==> flow/design.v <==
module ex2_1 (
	      input 		 clk, rst, validi,
	      input [31:0] 	 data_in,
	      output logic 	 valido, 
	      output logic [31:0] data_out
	      );
   enum 			 {S0, S1, S2} state, next;
   logic [31:0]  		 a1, a2, a3;
   logic [31:0]			 counter;
   always_ff @(posedge clk or posedge rst) begin
      if (rst) begin
	 data_out <= 32'b0;
	 valido <= 1'b0;
	 state = S0;
	 counter = 0;
	 a1 = 0;
	 a2 = 0;
	 a3 = 0;
      end
      else begin
	 case (state)
	   S0: begin
	      if (validi) 
		  	begin
		  		a1 = data_in;
		  		a2 += data_in;
		  		a3 *= data_in;
		  		data_out <= a2;
		 		if(counter > 2 && (counter % 3 == 0)) 
					begin
	 	 				valido <= 1'b1;
		 			end
		 		next = S1;
		 		counter += 1;
		  	end
		  else 
		  	begin
		 		next = S0;
		 		counter = 0;
				valido <= 1'b0;
	      	end
	   end
	   S1: begin
	      if (validi) 
		  	begin
		 		a1 *= data_in;
		 		a2 = data_in;
		 		a3 += data_in;
		 		data_out <= a3;
		 		if(counter > 2 && (counter % 3 == 1)) 
					begin
	 	 				valido <= 1'b1;
		 			end
		 		next = S2;
		 		counter += 1;
			end	      
		  else 
		  	begin
				next = S0;
				counter = 0;
				valido <= 1'b0;
		  	end
	   end
	   S2: begin
	      if (validi) 
		  	begin
		 		a1 += data_in;
		 		a2 *= data_in;
		 		a3 = data_in;
		 		data_out <= a1;
		 		if(counter % 3 == 2) 
					begin
		 				valido <= 1'b1;
		  			end
	      		next = S0;
		  		counter += 1;
			end
		  else 
		  	begin
				next = S0;
		 		counter = 0;
				valido <= 1'b0;
			end
	   end
	 endcase
	 state = next;
      end
   end
endmodule
# From RTL to reports: ex2_1
# The steps from the RTL of ex2_1 to its reports follow in flow order.
# Lines are those of the file above, counted from 1.
# Library cell names are shortened.
# The mark n/a stands for no value.
# design
design	ex2_1
clock	clk
cell_library	sky130hd
corner	tt_025C_1v80

# Word-level counts
# Counts by Yosys on the flattened word-level netlist (proc, flatten, opt, wreduce; memories kept). Register bits leave out memories and registers merged into their read ports (data or address). Print and check cells are left out.
# word_totals
clocked_rd_ports_x_width	0
rom_bits	0
latch_bits	0
mem_count	0
ramBits	0
in_bits	35
word_cells	58
reg_bits	225
# op_classes
add_sub_neg	4
n_mul	3
div_mod_pow	1
n_eq	10
n_shift	0
bitwise	0
n_cmp	1
n_mux	23
n_reduce_logical	8
# op_table
cell	n
multiplier 32 x 32 -> 32 bit	3
case mux 32 bit (select 3 bit)	5
two-way mux 32 bit	9
adder 32 bit	3
equality test 32 x 1 -> 1 bit (second input constant)	2
modulo 32 x 2 -> 32 bit (second input constant)	1
equality test 32 x 2 -> 1 bit (second input constant)	2
logical NOT 32 bit	2
adder 32 x 1 -> 32 bit (second input constant)	1
> comparator 32 x 2 -> 1 bit (second input constant)	1
inequality test 3 bit (second input constant)	3
AND reduction 4 bit	2
two-way mux 1 bit	7
inequality test 2 bit (second input constant)	3
nonzero test 3 bit	1
OR reduction 3 bit	1
case mux 1 bit (select 3 bit)	1
logical AND 1 bit	2
two-way mux 2 bit	1

# Longest topological paths
# Depth = most cells in a row (Yosys ltp): at word level without a register or memory, in the mapped netlist without a sequential cell, where the memories' decode and read muxes count.
# logic_depth
word_depth	6
abc_area	0
mapped_depth	41

# After synthesis
# The flow's flattened synthesis, as Yosys stat reports it; memories are mapped. The netlist is that of the ABC_AREA named above (0 if unset); the other value can give another one.
# Totals and module areas in this step are rounded.
# mapped
cells	7265
ff_cells	165
sequential_area_um2	4119
buffers	436
yosys_area_um2	60370
# by_type
cell_type	n
fa_1	1227
ha_1	471
inv_1	1567
nand2_1	1451
dfrtp_1	163
xnor2_1	285
and2_1	396
clkbuf_1	404
o21ai_0	229
a21oi_1	214
nor2_1	175
xor2_1	65
nand3_1	60
o31ai_1	39
a21o_1	37
o21bai_1	33
a221oi_1	24
nor3_1	39
# Not listed: further types 84, cells in them 386.

# Path before layout
# Path of least setup slack by OpenSTA after synthesis, without wires, with an ideal clock, recovery checks aside; 20% of the period is set as input and as output delay. Where synthesis merged equal registers, the netlist keeps one of their names.
# synth_timing
path_type	input to register
start	input data_in[2]
end	register a2[31]
path_delay_ns	8.676
setup_time_ns	0.125
slack_ns	-0.676
t_arrival_ns	10.551
t_required_ns	9.875
t_first_pin_ns	2.000
period_ns	10.0
path_buffers	3
in_delay_ns	2.000
path_stages	41
synth_period_reached_ns	10.676
# "path_delay_ns" = arrival - input delay + setup time.
# "path_stages" counts driving pins, that of a launching flip-flop among them; a cell with two outputs on the path counts twice.
# "synth_period_reached_ns" = period - worst setup slack (recovery checks aside). The figure is calculated, with input and output delays left at 20% of the set period.
# Between the ends stands the longest chain of elaborated cells between them, by number of cells; it is not shown to be the way that was timed. Of several equally long chains one is given.
# Each line given opens the expression or statement behind the cell; cells for indexed reads and writes are added by Yosys, which also makes memories of some case tables.
# synth_between
cell_sequence	clkbuf_1 -> clkbuf_1 -> clkbuf_1 -> nand2_1 -> fa_1 -> inv_1 -> fa_1 -> fa_1 -> fa_1 -> ha_1 -> ha_1 -> inv_1 -> fa_1 -> fa_1 -> inv_1 -> ha_1 -> inv_1 -> a21oi_1 -> [... 5 more ...] -> a21boi_0 -> o21ai_0 -> a21boi_0 -> o21ai_0 -> a21boi_0 -> o21ai_0 -> a21boi_0 -> o21ai_0 -> a21boi_0 -> o21ai_0 -> a21boi_0 -> o21ai_0 -> a21oi_1 -> o211a_1 -> or3_1 -> a32o_1 -> nand2_1 -> a21oi_1
elab_chain_cells	3
cells_between	5
lines_between	5
classes_between	add/sub: 1; mul: 1; mux: 3
# synth_lines
element	line_no	rtl
from (decl)	3	input [31:0] data_in,
multiplier 32 x 32 -> 32 bit	68	a2 *= data_in;
two-way mux 32 bit	65	if (validi)
case mux 32 bit (select 3 bit)	21	case (state)
to (assign)	17	a2 = 0;
to (assign)	47	a2 = data_in;
to (decl)	8	logic [31:0] a1, a2, a3;

# Worst path after layout
# From the final timing report of entry A: the path of least setup slack in the routed layout; clock arrival at registers is part of the times.
# layout_timing
path_type	input to register
start	input data_in[4]
end	register a2[31]
path_stages	37
t_required_ns	14.28
period_ns	13.8
t_arrival_ns	12.95
t_first_pin_ns	2.76
setup_time_ns	0.11
in_delay_ns	2.76
slack_ns	1.33
path_buffers	2
# Between the ends stands the longest chain of elaborated cells between them, by number of cells; it is not shown to be the way that was timed. Of several equally long chains one is given.
# layout_between
cell_sequence	buf_4 -> buf_4 -> nand2_1 -> fa_1 -> inv_1 -> fa_1 -> fa_1 -> fa_1 -> ha_1 -> ha_1 -> inv_1 -> fa_1 -> inv_1 -> fa_1 -> ha_1 -> a21boi_0 -> o21ai_0 -> a21boi_0 -> o21ai_0 -> a21boi_0 -> o21ai_0 -> a21boi_0 -> o21ai_0 -> a21boi_0 -> o21ai_0 -> a21boi_0 -> o21ai_0 -> a21boi_0 -> o21ai_0 -> a21boi_0 -> o21ai_0 -> a21oi_1 -> o211a_1 -> or3_1 -> a32o_1 -> nand2_1 -> a21oi_1
elab_chain_cells	3
cells_between	5
lines_between	5
classes_between	add/sub: 1; mul: 1; mux: 3
# layout_lines
element	line_no	rtl
from (decl)	3	input [31:0] data_in,
multiplier 32 x 32 -> 32 bit	68	a2 *= data_in;
two-way mux 32 bit	65	if (validi)
case mux 32 bit (select 3 bit)	21	case (state)
to (assign)	17	a2 = 0;
to (assign)	47	a2 = data_in;
to (decl)	8	logic [31:0] a1, a2, a3;

# ex2_1 through Yosys and OpenROAD on sky130hd: 5 stored runs, unordered, with their settings and measured results. The constraints put input and output delay at 20% of the set period each and load the outputs with 0.01 pF.
# "achievedPeriod_ns" means the clock period less the worst setup slack. The figure is calculated, with input and output delays left at 20% of the set period.
# By "timing.worst_path_ns" is meant the share of the clock period that the worst setup path is allowed (20% is reserved at inputs, 20% at outputs), minus its slack. Clock arrival times at its registers enter into it.
# The results are shown rounded.
# Settings: n/a = not set for that run.
# A result given as n/a is not shown for that run.
run	CELL_PAD_IN_SITES_GLOBAL_PLACEMENT	CORE_MARGIN	CORE_UTILIZATION	CTS_CLUSTER_SIZE	MAX_ROUTING_LAYER	MIN_ROUTING_LAYER	PLACE_DENSITY_LB_ADDON	period_ns	CAP_MARGIN	SLEW_MARGIN	ABC_AREA	CORE_ASPECT_RATIO	GPL_TIMING_DRIVEN	PLACE_DENSITY	SETUP_SLACK_MARGIN	GPL_ROUTABILITY_DRIVEN	holdWs_ns	layout_utilization_pct	cell_area_final_um2	tns_ns	setup_ws_ns	yosys.chip_area_um2	timing.worst_path_ns	worst_setup_path_type	achievedPeriod_ns	design_die_area_um2
entry A	1	7	18	80	met4	met1	0.04	13.8	20	20	n/a	n/a	n/a	n/a	n/a	n/a	0.481	20.1	67150	0.000	1.331	60370	9.71	input to register	12.469	351800
entry B	n/a	2	59	11	n/a	met1	n/a	15.0	15	20	0	1.83	0	0.95	-1.5	n/a	n/a	n/a	n/a	n/a	n/a	n/a	n/a	n/a	n/a	n/a
entry C	n/a	2	30	n/a	n/a	n/a	0.15	17.4	20	20	0	1.89	n/a	n/a	n/a	1	0.474	32.1	64300	0.000	3.881	60370	10.04	input to register	13.519	205000
entry D	n/a	2	40	n/a	n/a	n/a	n/a	9.8	20	20	n/a	n/a	n/a	n/a	n/a	n/a	0.479	44.1	66080	0.000	0.206	60370	7.63	input to register	9.594	154000
entry E	n/a	2	34	n/a	n/a	n/a	n/a	9.8	20	20	n/a	n/a	n/a	n/a	n/a	n/a	0.489	37.9	66800	0.000	0.253	60370	7.59	input to register	9.547	180900
# Entry B: not finished: routing ended with error GRT-0116
